==> flow/design.v <==
`timescale 1ns / 1ps
module cordic_advanced #(
    parameter DATA_WIDTH = 18,           
    parameter ANGLE_WIDTH = 32,          
    parameter ITERATIONS = 18,           
    parameter PIPELINE_STAGES = 18       
)(
    input  wire                         clk,
    input  wire                         rst_n,
    input  wire                         enable,
    input  wire signed [DATA_WIDTH-1:0] x_in,
    input  wire signed [DATA_WIDTH-1:0] y_in,
    input  wire signed [ANGLE_WIDTH-1:0] z_in,           
    input  wire                         data_valid_in,
    output wire                         data_ready_out,
    output wire signed [DATA_WIDTH:0]   x_out,
    output wire signed [DATA_WIDTH:0]   y_out,
    output wire signed [ANGLE_WIDTH-1:0] z_out,
    output wire                         data_valid_out,
    input  wire                         data_ready_in,
    output wire                         overflow,
    output wire [15:0]                  iterations_count,
    output wire [31:0]                  throughput_counter
);
    localparam real CORDIC_GAIN = 1.646760258121;
    localparam signed [DATA_WIDTH-1:0] K_INVERSE = 
        (DATA_WIDTH == 16) ? 16'd19898 :
        (DATA_WIDTH == 18) ? 18'd79593 :
        (DATA_WIDTH == 20) ? 20'd318371 : 16'd19898;
    function [ANGLE_WIDTH-1:0] atan_lut;
        input integer idx;
        begin
            case(idx)
                0:  atan_lut = 32'h20000000;   
                1:  atan_lut = 32'h12E4051E;   
                2:  atan_lut = 32'h09FB385B;   
                3:  atan_lut = 32'h051111D4;   
                4:  atan_lut = 32'h028B0D43;   
                5:  atan_lut = 32'h0145D7E1;   
                6:  atan_lut = 32'h00A2F61E;   
                7:  atan_lut = 32'h00517C55;   
                8:  atan_lut = 32'h0028BE53;   
                9:  atan_lut = 32'h00145F2E;   
                10: atan_lut = 32'h000A2F98;   
                11: atan_lut = 32'h000517CC;   
                12: atan_lut = 32'h00028BE6;   
                13: atan_lut = 32'h000145F3;   
                14: atan_lut = 32'h0000A2F9;
                15: atan_lut = 32'h0000517D;
                16: atan_lut = 32'h000028BE;
                17: atan_lut = 32'h0000145F;
                18: atan_lut = 32'h00000A2F;
                19: atan_lut = 32'h00000518;
                20: atan_lut = 32'h0000028C;
                21: atan_lut = 32'h00000146;
                22: atan_lut = 32'h000000A3;
                23: atan_lut = 32'h00000051;
                24: atan_lut = 32'h00000028;
                25: atan_lut = 32'h00000014;
                26: atan_lut = 32'h0000000A;
                27: atan_lut = 32'h00000005;
                28: atan_lut = 32'h00000002;
                29: atan_lut = 32'h00000001;
                default: atan_lut = 32'h00000000;
            endcase
        end
    endfunction
    reg signed [DATA_WIDTH:0]   x_pipe [0:PIPELINE_STAGES];
    reg signed [DATA_WIDTH:0]   y_pipe [0:PIPELINE_STAGES];
    reg signed [ANGLE_WIDTH-1:0] z_pipe [0:PIPELINE_STAGES];
    reg                         valid_pipe [0:PIPELINE_STAGES];
    reg [15:0] iteration_counter;
    reg [31:0] throughput_cnt;
    reg        overflow_flag;
    assign data_ready_out = enable;
    assign data_valid_out = valid_pipe[PIPELINE_STAGES];
    assign iterations_count = iteration_counter;
    assign throughput_counter = throughput_cnt;
    assign overflow = overflow_flag;
    wire [1:0] quadrant;
    assign quadrant = z_in[ANGLE_WIDTH-1:ANGLE_WIDTH-2];
    always @(posedge clk or negedge rst_n) begin
        if (!rst_n) begin
            x_pipe[0] <= 0;
            y_pipe[0] <= 0;
            z_pipe[0] <= 0;
            valid_pipe[0] <= 0;
        end else if (enable && data_valid_in) begin
            valid_pipe[0] <= 1'b1;
            case (quadrant)
                2'b00, 2'b11: begin   
                    x_pipe[0] <= {x_in[DATA_WIDTH-1], x_in};
                    y_pipe[0] <= {y_in[DATA_WIDTH-1], y_in};
                    z_pipe[0] <= z_in;
                end
                2'b01: begin   
                    x_pipe[0] <= -{y_in[DATA_WIDTH-1], y_in};
                    y_pipe[0] <= {x_in[DATA_WIDTH-1], x_in};
                    z_pipe[0] <= {2'b00, z_in[ANGLE_WIDTH-3:0]};
                end
                2'b10: begin   
                    x_pipe[0] <= {y_in[DATA_WIDTH-1], y_in};
                    y_pipe[0] <= -{x_in[DATA_WIDTH-1], x_in};
                    z_pipe[0] <= {2'b11, z_in[ANGLE_WIDTH-3:0]};
                end
            endcase
        end else if (enable) begin
            valid_pipe[0] <= 0;
        end
    end
    genvar i;
    generate
        for (i = 0; i < PIPELINE_STAGES; i = i + 1) begin : cordic_pipeline
            wire decision_sign;
            wire signed [DATA_WIDTH:0] x_shifted, y_shifted;
            assign x_shifted = x_pipe[i] >>> i;
            assign y_shifted = y_pipe[i] >>> i;
            assign decision_sign = z_pipe[i][ANGLE_WIDTH-1];
            always @(posedge clk or negedge rst_n) begin
                if (!rst_n) begin
                    x_pipe[i+1] <= 0;
                    y_pipe[i+1] <= 0;
                    z_pipe[i+1] <= 0;
                    valid_pipe[i+1] <= 0;
                end else if (enable) begin
                    valid_pipe[i+1] <= valid_pipe[i];
                    if (valid_pipe[i]) begin
                        if (decision_sign) begin   
                            x_pipe[i+1] <= x_pipe[i] + y_shifted;
                            y_pipe[i+1] <= y_pipe[i] - x_shifted;
                            z_pipe[i+1] <= z_pipe[i] + atan_lut(i);
                        end else begin   
                            x_pipe[i+1] <= x_pipe[i] - y_shifted;
                            y_pipe[i+1] <= y_pipe[i] + x_shifted;
                            z_pipe[i+1] <= z_pipe[i] - atan_lut(i);
                        end
                    end else begin
                        x_pipe[i+1] <= x_pipe[i];
                        y_pipe[i+1] <= y_pipe[i];
                        z_pipe[i+1] <= z_pipe[i];
                    end
                end
            end
        end
    endgenerate
    assign x_out = x_pipe[PIPELINE_STAGES];
    assign y_out = y_pipe[PIPELINE_STAGES];
    assign z_out = z_pipe[PIPELINE_STAGES];
    always @(posedge clk or negedge rst_n) begin
        if (!rst_n) begin
            overflow_flag <= 0;
        end else begin
            if (valid_pipe[PIPELINE_STAGES]) begin
                overflow_flag <= (x_pipe[PIPELINE_STAGES] == {1'b1, {DATA_WIDTH{1'b0}}}) ||
                                 (y_pipe[PIPELINE_STAGES] == {1'b1, {DATA_WIDTH{1'b0}}});
            end
        end
    end
    always @(posedge clk or negedge rst_n) begin
        if (!rst_n) begin
            iteration_counter <= 0;
            throughput_cnt <= 0;
        end else begin
            if (data_valid_in && enable)
                iteration_counter <= iteration_counter + 1;
            if (data_valid_out && data_ready_in)
                throughput_cnt <= throughput_cnt + 1;
        end
    end
endmodule
module cordic_sincos #(
    parameter DATA_WIDTH = 18,
    parameter ANGLE_WIDTH = 32,
    parameter PIPELINE_STAGES = 18
)(
    input  wire                         clk,
    input  wire                         rst_n,
    input  wire                         enable,
    input  wire signed [ANGLE_WIDTH-1:0] angle,
    input  wire                         angle_valid,
    output wire                         angle_ready,
    output wire signed [DATA_WIDTH:0]   cos_out,
    output wire signed [DATA_WIDTH:0]   sin_out,
    output wire                         result_valid,
    input  wire                         result_ready
);
    localparam signed [DATA_WIDTH-1:0] K_INV = 
        (DATA_WIDTH == 16) ? 16'd19898 :
        (DATA_WIDTH == 18) ? 18'd79593 :
        (DATA_WIDTH == 20) ? 20'd318371 : 16'd19898;
    wire overflow;
    wire [15:0] iter_count;
    wire [31:0] throughput;
    cordic_advanced #(
        .DATA_WIDTH(DATA_WIDTH),
        .ANGLE_WIDTH(ANGLE_WIDTH),
        .ITERATIONS(PIPELINE_STAGES),
        .PIPELINE_STAGES(PIPELINE_STAGES)
    ) cordic_core (
        .clk(clk),
        .rst_n(rst_n),
        .enable(enable),
        .x_in(K_INV),
        .y_in({DATA_WIDTH{1'b0}}),
        .z_in(angle),
        .data_valid_in(angle_valid),
        .data_ready_out(angle_ready),
        .x_out(cos_out),
        .y_out(sin_out),
        .z_out(),
        .data_valid_out(result_valid),
        .data_ready_in(result_ready),
        .overflow(overflow),
        .iterations_count(iter_count),
        .throughput_counter(throughput)
    );
endmodule
# Step by step through the tools: cordic_advanced
# What the tools print for cordic_advanced, step after step.
# Line numbers count from 1 in the design file above.
# Library cell names are shortened.
# The mark -- stands for no value.
dict set report design {
  top {cordic_advanced}
  clock {clk}
  cell_library {sky130hd}
  corner {tt_025C_1v80}
}

# After elaboration
# Yosys after proc, flatten, opt, wreduce and memory -nomap, before mapping. Print and check cells are not counted. Equal cells are merged and count once.
dict set report bits {
  register_bits 1398
  input_bits 73
  out_inout_bits 121
}
dict set report classes {
  n_addsub 111
  eq_ne 5
  muxes 113
  reduce_logical 6
}
# operator count
set ops {}
lappend ops {{two-way mux 19 bit} 72}
lappend ops {{two-way mux 32 bit} 36}
lappend ops {{case mux 19 bit (select 3 bit)} 2}
lappend ops {{case mux 32 bit (select 3 bit)} 1}
lappend ops {{adder 19 x 10 -> 19 bit} 2}
lappend ops {{subtractor 19 x 10 -> 19 bit} 2}
lappend ops {{adder 19 x 11 -> 19 bit} 2}
lappend ops {{subtractor 19 x 11 -> 19 bit} 2}
lappend ops {{adder 19 x 12 -> 19 bit} 2}
lappend ops {{subtractor 19 x 12 -> 19 bit} 2}
lappend ops {{adder 19 x 13 -> 19 bit} 2}
lappend ops {{subtractor 19 x 13 -> 19 bit} 2}
lappend ops {{adder 19 x 14 -> 19 bit} 2}
lappend ops {{subtractor 19 x 14 -> 19 bit} 2}
lappend ops {{adder 19 x 15 -> 19 bit} 2}
lappend ops {{subtractor 19 x 15 -> 19 bit} 2}
lappend ops {{adder 19 x 16 -> 19 bit} 2}
lappend ops {{subtractor 19 x 16 -> 19 bit} 2}
lappend ops {{adder 19 x 17 -> 19 bit} 2}
lappend ops {{subtractor 19 x 17 -> 19 bit} 2}
lappend ops {{adder 19 x 18 -> 19 bit} 2}
lappend ops {{subtractor 19 x 18 -> 19 bit} 2}
lappend ops {{subtractor 19 bit} 2}
lappend ops {{equality test 19 bit (second input constant)} 2}
lappend ops {{adder 19 x 2 -> 19 bit} 2}
lappend ops {{subtractor 19 x 2 -> 19 bit} 2}
lappend ops {{adder 19 x 3 -> 19 bit} 2}
lappend ops {{subtractor 19 x 3 -> 19 bit} 2}
# Not listed: further kinds 60, cells in them 76.

# Depth
# Longest topological path by Yosys (ltp), each cell counted once; first at word level (registers and memories cut), then after technology mapping (sequential cells cut; the memories' decode and read muxes count).
dict set report depth {
  ltp_word 3
  abc_area 0
  ltp_mapped 18
  depth_no_buf 18
}

# Synthesis result
# Source: synth_stat.txt of the flow (Yosys; design flattened, memories mapped). It holds for the ABC_AREA given above (unset counts as 0); a run with the other value may have another netlist.
# The area totals of this step are shown rounded.
# type count area_total_um2
set by_type {}
lappend by_type {dfrtp_1 1398 3.5E+04}
lappend by_type {ha_1 1266 1.58E+04}
lappend by_type {a21oi_1 2076 1.04E+04}
lappend by_type {xnor2_1 908 7.95E+03}
lappend by_type {mux2i_1 776 7767.45}
lappend by_type {nor2_1 1896 7.12E+03}
lappend by_type {a21o_1 551 4.14E+03}
lappend by_type {xor2_1 376 3.29E+03}
lappend by_type {nand2_1 841 3.16E+03}
lappend by_type {o21ai_0 582 2.91E+03}
lappend by_type {inv_1 544 2.04E+03}
lappend by_type {clkbuf_1 525 1970.64}
lappend by_type {nand3_1 313 1.57E+03}
lappend by_type {nor3_1 294 1.47E+03}
lappend by_type {a211oi_1 178 1.34E+03}
lappend by_type {nor2b_1 192 1.2E+03}
lappend by_type {a31oi_1 185 1157.36}
lappend by_type {fa_1 55 1.1E+03}
# Not listed: further types 80, cells in them 1970.
dict set report synth_totals {
  cells 14926
  mapped_area_um2 124000
  sequential_area_um2 35000
  flip_flops 1398
  n_buf 636
}

# Path before layout
# OpenSTA on the mapped netlist: ideal clock, no wires. The path of least setup slack (recovery checks aside). Input and output delay are each 20% of the period. Register names are those of the netlist, which keeps one name where synthesis merged equal registers.
dict set report synth_path {
  path_kind {flip-flop to flip-flop}
  startpoint {reg z_pipe[7][31]}
  endpoint {reg z_pipe[8][30]}
  tclk_ns 4.5
  launch_ns 0.000
  t_arrival_ns 3.976
  t_required_ns 4.374
  path_slack_ns 0.397
  delay_ns 4.102
  driving_pins 16
  n_path_buf 2
  period_less_setup_slack_ns 4.103
}
# "delay_ns" is the arrival time less input delay plus setup time.
# "driving_pins": output pins that drive a net of the path, with the launching flip-flop's if there is one; two outputs of one cell count as two.
# "period_less_setup_slack_ns" is the clock period less the worst setup slack; recovery checks do not enter. This is arithmetic on one report: input and output delays are still those of the set period (20% each).
# Between the ends stands the longest chain of elaborated cells between them, by number of cells; it is not shown to be the way that was timed. Of several equally long chains one is given.
# A line is the first line of the expression or statement that the cell stems from. Yosys adds cells for indexed reads and writes and turns some case tables into memories.
# A register here has more assigning lines than the two given.
dict set report synth_via {
  path_cell_list {dfrtp_1 clkbuf_1 clkbuf_1 inv_1 fa_1 a21o_1 a21oi_2 o21ai_1 a311oi_2 o21ai_1 a22oi_2 a211oi_1 a21o_1 a221oi_2 mux2i_1 a311o_1}
  elab_chain_cells 2
  cone_cells 2
  lines_between 2
  cone_classes {2 x mux}
}
# element line
set synth_rtl {}
lappend synth_rtl {{start: declaration} 70} ;# reg signed [ANGLE_WIDTH-1:0] z_pipe [0:PIPELINE_STAGES];
lappend synth_rtl {{start: assignment} 131} ;# z_pipe[i+1] <= z_pipe[i] + atan_lut(i);
lappend synth_rtl {{start: assignment} 135} ;# z_pipe[i+1] <= z_pipe[i] - atan_lut(i);
lappend synth_rtl {{two-way mux 32 bit} 128} ;# if (decision_sign) begin
lappend synth_rtl {{two-way mux 32 bit} 127} ;# if (valid_pipe[i]) begin
lappend synth_rtl {{end: assignment} 131}
lappend synth_rtl {{end: assignment} 135}
lappend synth_rtl {{end: declaration} 70}

# Path in the finished layout
# Path of least setup slack in the final report of flow run A (OpenROAD, finished layout, wires in). Where an end is a register, its clock arrival counts in the times.
dict set report layout_path {
  path_kind {flip-flop to flip-flop}
  startpoint {reg z_pipe[8][31]}
  endpoint {reg x_pipe[9][15]}
  tclk_ns 6.37
  launch_ns 0.97
  t_arrival_ns 5.54
  t_required_ns 7.21
  path_slack_ns 1.66
  driving_pins 15
  n_path_buf 1
}
# Between the ends stands the longest chain of elaborated cells between them, by number of cells; it is not shown to be the way that was timed. Of several equally long chains one is given.
# A register here has more assigning lines than the two given.
dict set report layout_via {
  path_cell_list {dfrtp_1 buf_4 mux2_2 ha_1 a21o_1 a21oi_1 nor2b_1 o21a_1 o41ai_2 o21ai_1 a31o_1 a21o_1 a211o_1 a311oi_1 a21oi_1}
  elab_chain_cells 2
  cone_cells 2
  lines_between 2
  cone_classes {2 x mux}
}
# element line
set layout_rtl {}
lappend layout_rtl {{start: declaration} 70} ;# reg signed [ANGLE_WIDTH-1:0] z_pipe [0:PIPELINE_STAGES];
lappend layout_rtl {{start: assignment} 131} ;# z_pipe[i+1] <= z_pipe[i] + atan_lut(i);
lappend layout_rtl {{start: assignment} 135} ;# z_pipe[i+1] <= z_pipe[i] - atan_lut(i);
lappend layout_rtl {{two-way mux 19 bit} 128} ;# if (decision_sign) begin
lappend layout_rtl {{two-way mux 19 bit} 127} ;# if (valid_pipe[i]) begin
lappend layout_rtl {{end: assignment} 129} ;# x_pipe[i+1] <= x_pipe[i] + y_shifted;
lappend layout_rtl {{end: assignment} 133} ;# x_pipe[i+1] <= x_pipe[i] - y_shifted;
lappend layout_rtl {{end: declaration} 68} ;# reg signed [DATA_WIDTH:0]   x_pipe [0:PIPELINE_STAGES];

Stored flow runs of cordic_advanced (4 of them; Yosys, OpenROAD, sky130hd). They differ in their settings and are not a sequence. Constraints: input delay and output delay 20% of the set period each, output load 0.01 pF.
By "timing.achieved_period_ns" is meant the clock period of the run minus its worst setup slack. This is arithmetic on one report: input and output delays are still those of the set period (20% each).
"worst_setup_path_time_ns": the worst setup path's part of the clock period (all of it between registers, 20% less for each end at a port) less its slack. A launch clock that arrives late makes it longer, a capture clock that arrives late makes it shorter.
The measured numbers are rounded.

[flow] flow run A: files
==> flow/run.sh <==
#!/bin/bash
# the make line also repeats the synthesis and layout settings of config.mk as NAME=value (left out here)
make -C /OpenROAD-flow-scripts/flow DESIGN_CONFIG=/design/flow/config.mk WORK_HOME=/design/flow/orfs CLKGATE_MAP_FILE= finish
==> flow/config.mk <==
export PLATFORM = sky130hd
export DESIGN_NAME = cordic_advanced
export DESIGN_NICKNAME = cordic_advanced
export VERILOG_FILES = /design/flow/design.v
export SDC_FILE = /design/flow/constraint.sdc
export NUM_CORES = 4
export LEC_CHECK = 0
export CAP_MARGIN = 20
export CELL_PAD_IN_SITES_GLOBAL_PLACEMENT = 3
export CORE_MARGIN = 9
export CORE_UTILIZATION = 15
export CTS_CLUSTER_SIZE = 14
export GPL_ROUTABILITY_DRIVEN = 0
export GPL_TIMING_DRIVEN = 1
export MAX_ROUTING_LAYER = met4
export MIN_ROUTING_LAYER = met2
export PLACE_DENSITY_LB_ADDON = 0.17
export SETUP_SLACK_MARGIN = 0.43
export SLEW_MARGIN = 20
export TNS_END_PERCENT = 95
==> flow/constraint.sdc <==
create_clock -name core_clock -period 6.37 [get_ports {clk}]
set_input_delay 1.2740 -clock core_clock [delete_from_list [all_inputs] [get_ports {clk}]]
set_output_delay 1.2740 -clock core_clock [all_outputs]
set_load 0.01 [all_outputs]

[flow] flow run A: metrics
[metrics] timing.achieved_period_ns = 4.707
[metrics] worst_setup_path_time_ns = 4.71
[metrics] critical_path_kind = flip-flop to flip-flop
[metrics] yosys.chip_area_um2 = 124000
[metrics] setup_tns_ns = 0.000
[metrics] die_um2 = 859000
[metrics] fin_util_pct = 17.8
[metrics] final_setup_ws_ns = 1.66

[flow] flow run B: files
==> flow/run.sh <==
#!/bin/bash
# the make line also repeats the synthesis and layout settings of config.mk as NAME=value (left out here)
make -C /OpenROAD-flow-scripts/flow DESIGN_CONFIG=/design/flow/config.mk WORK_HOME=/design/flow/orfs CLKGATE_MAP_FILE= finish
==> flow/config.mk <==
export PLATFORM = sky130hd
export DESIGN_NAME = cordic_advanced
export DESIGN_NICKNAME = cordic_advanced
export VERILOG_FILES = /design/flow/design.v
export SDC_FILE = /design/flow/constraint.sdc
export NUM_CORES = 4
export LEC_CHECK = 0
export CAP_MARGIN = 20
export CELL_PAD_IN_SITES_DETAIL_PLACEMENT = 1
export CORE_ASPECT_RATIO = 1.92
export CORE_MARGIN = 10
export CORE_UTILIZATION = 34
export CTS_CLUSTER_DIAMETER = 278
export GPL_ROUTABILITY_DRIVEN = 1
export PLACE_DENSITY_LB_ADDON = 0.2
export SETUP_SLACK_MARGIN = 0.76
export SLEW_MARGIN = 20
==> flow/constraint.sdc <==
create_clock -name core_clock -period 2.73 [get_ports {clk}]
set_input_delay 0.5460 -clock core_clock [delete_from_list [all_inputs] [get_ports {clk}]]
set_output_delay 0.5460 -clock core_clock [all_outputs]
set_load 0.01 [all_outputs]

[flow] flow run B: metrics
[metrics] fin_util_pct = 51.1
[metrics] worst_setup_path_time_ns = 3.91
[metrics] critical_path_kind = flip-flop to flip-flop
[metrics] final_setup_ws_ns = -1.18
[metrics] timing.achieved_period_ns = 3.913
[metrics] setup_tns_ns = -401
[metrics] die_um2 = 390000
[metrics] yosys.chip_area_um2 = 124000

[flow] flow run C: files
==> flow/run.sh <==
#!/bin/bash
# the make line also repeats the synthesis and layout settings of config.mk as NAME=value (left out here)
make -C /OpenROAD-flow-scripts/flow DESIGN_CONFIG=/design/flow/config.mk WORK_HOME=/design/flow/orfs CLKGATE_MAP_FILE= finish
==> flow/config.mk <==
export PLATFORM = sky130hd
export DESIGN_NAME = cordic_advanced
export DESIGN_NICKNAME = cordic_advanced
export VERILOG_FILES = /design/flow/design.v
export SDC_FILE = /design/flow/constraint.sdc
export NUM_CORES = 4
export LEC_CHECK = 0
export CAP_MARGIN = 20
export CORE_MARGIN = 2
export CORE_UTILIZATION = 40
export SLEW_MARGIN = 20
==> flow/constraint.sdc <==
create_clock -name core_clock -period 4.5 [get_ports {clk}]
set_input_delay 0.9000 -clock core_clock [delete_from_list [all_inputs] [get_ports {clk}]]
set_output_delay 0.9000 -clock core_clock [all_outputs]
set_load 0.01 [all_outputs]

[flow] flow run C: metrics
[metrics] die_um2 = 314000
[metrics] timing.achieved_period_ns = 4.180
[metrics] yosys.chip_area_um2 = 124000
[metrics] setup_tns_ns = 0.000
[metrics] final_setup_ws_ns = 0.320
[metrics] fin_util_pct = 44.3
[metrics] worst_setup_path_time_ns = 4.18
[metrics] critical_path_kind = flip-flop to flip-flop

[flow] flow run D: files
==> flow/run.sh <==
#!/bin/bash
# the make line also repeats the synthesis and layout settings of config.mk as NAME=value (left out here)
make -C /OpenROAD-flow-scripts/flow DESIGN_CONFIG=/design/flow/config.mk WORK_HOME=/design/flow/orfs CLKGATE_MAP_FILE= finish
==> flow/config.mk <==
export PLATFORM = sky130hd
export DESIGN_NAME = cordic_advanced
export DESIGN_NICKNAME = cordic_advanced
export VERILOG_FILES = /design/flow/design.v
export SDC_FILE = /design/flow/constraint.sdc
export NUM_CORES = 4
export LEC_CHECK = 0
export CAP_MARGIN = 20
export CELL_PAD_IN_SITES_GLOBAL_PLACEMENT = 3
export CORE_MARGIN = 9
export CORE_UTILIZATION = 15
export CTS_CLUSTER_SIZE = 84
export GPL_ROUTABILITY_DRIVEN = 0
export GPL_TIMING_DRIVEN = 1
export HOLD_SLACK_MARGIN = -0.07
export MAX_ROUTING_LAYER = met4
export MIN_ROUTING_LAYER = met2
export PLACE_DENSITY_LB_ADDON = 0.17
export SLEW_MARGIN = 20
export TNS_END_PERCENT = 95
==> flow/constraint.sdc <==
create_clock -name core_clock -period 6.37 [get_ports {clk}]
set_input_delay 1.2740 -clock core_clock [delete_from_list [all_inputs] [get_ports {clk}]]
set_output_delay 1.2740 -clock core_clock [all_outputs]
set_load 0.01 [all_outputs]

[flow] flow run D: metrics
[metrics] die_um2 = 859000
[metrics] worst_setup_path_time_ns = 4.78
[metrics] critical_path_kind = flip-flop to flip-flop
[metrics] fin_util_pct = 17.8
[metrics] final_setup_ws_ns = 1.59
[metrics] yosys.chip_area_um2 = 124000
[metrics] setup_tns_ns = 0.000
[metrics] timing.achieved_period_ns = 4.777
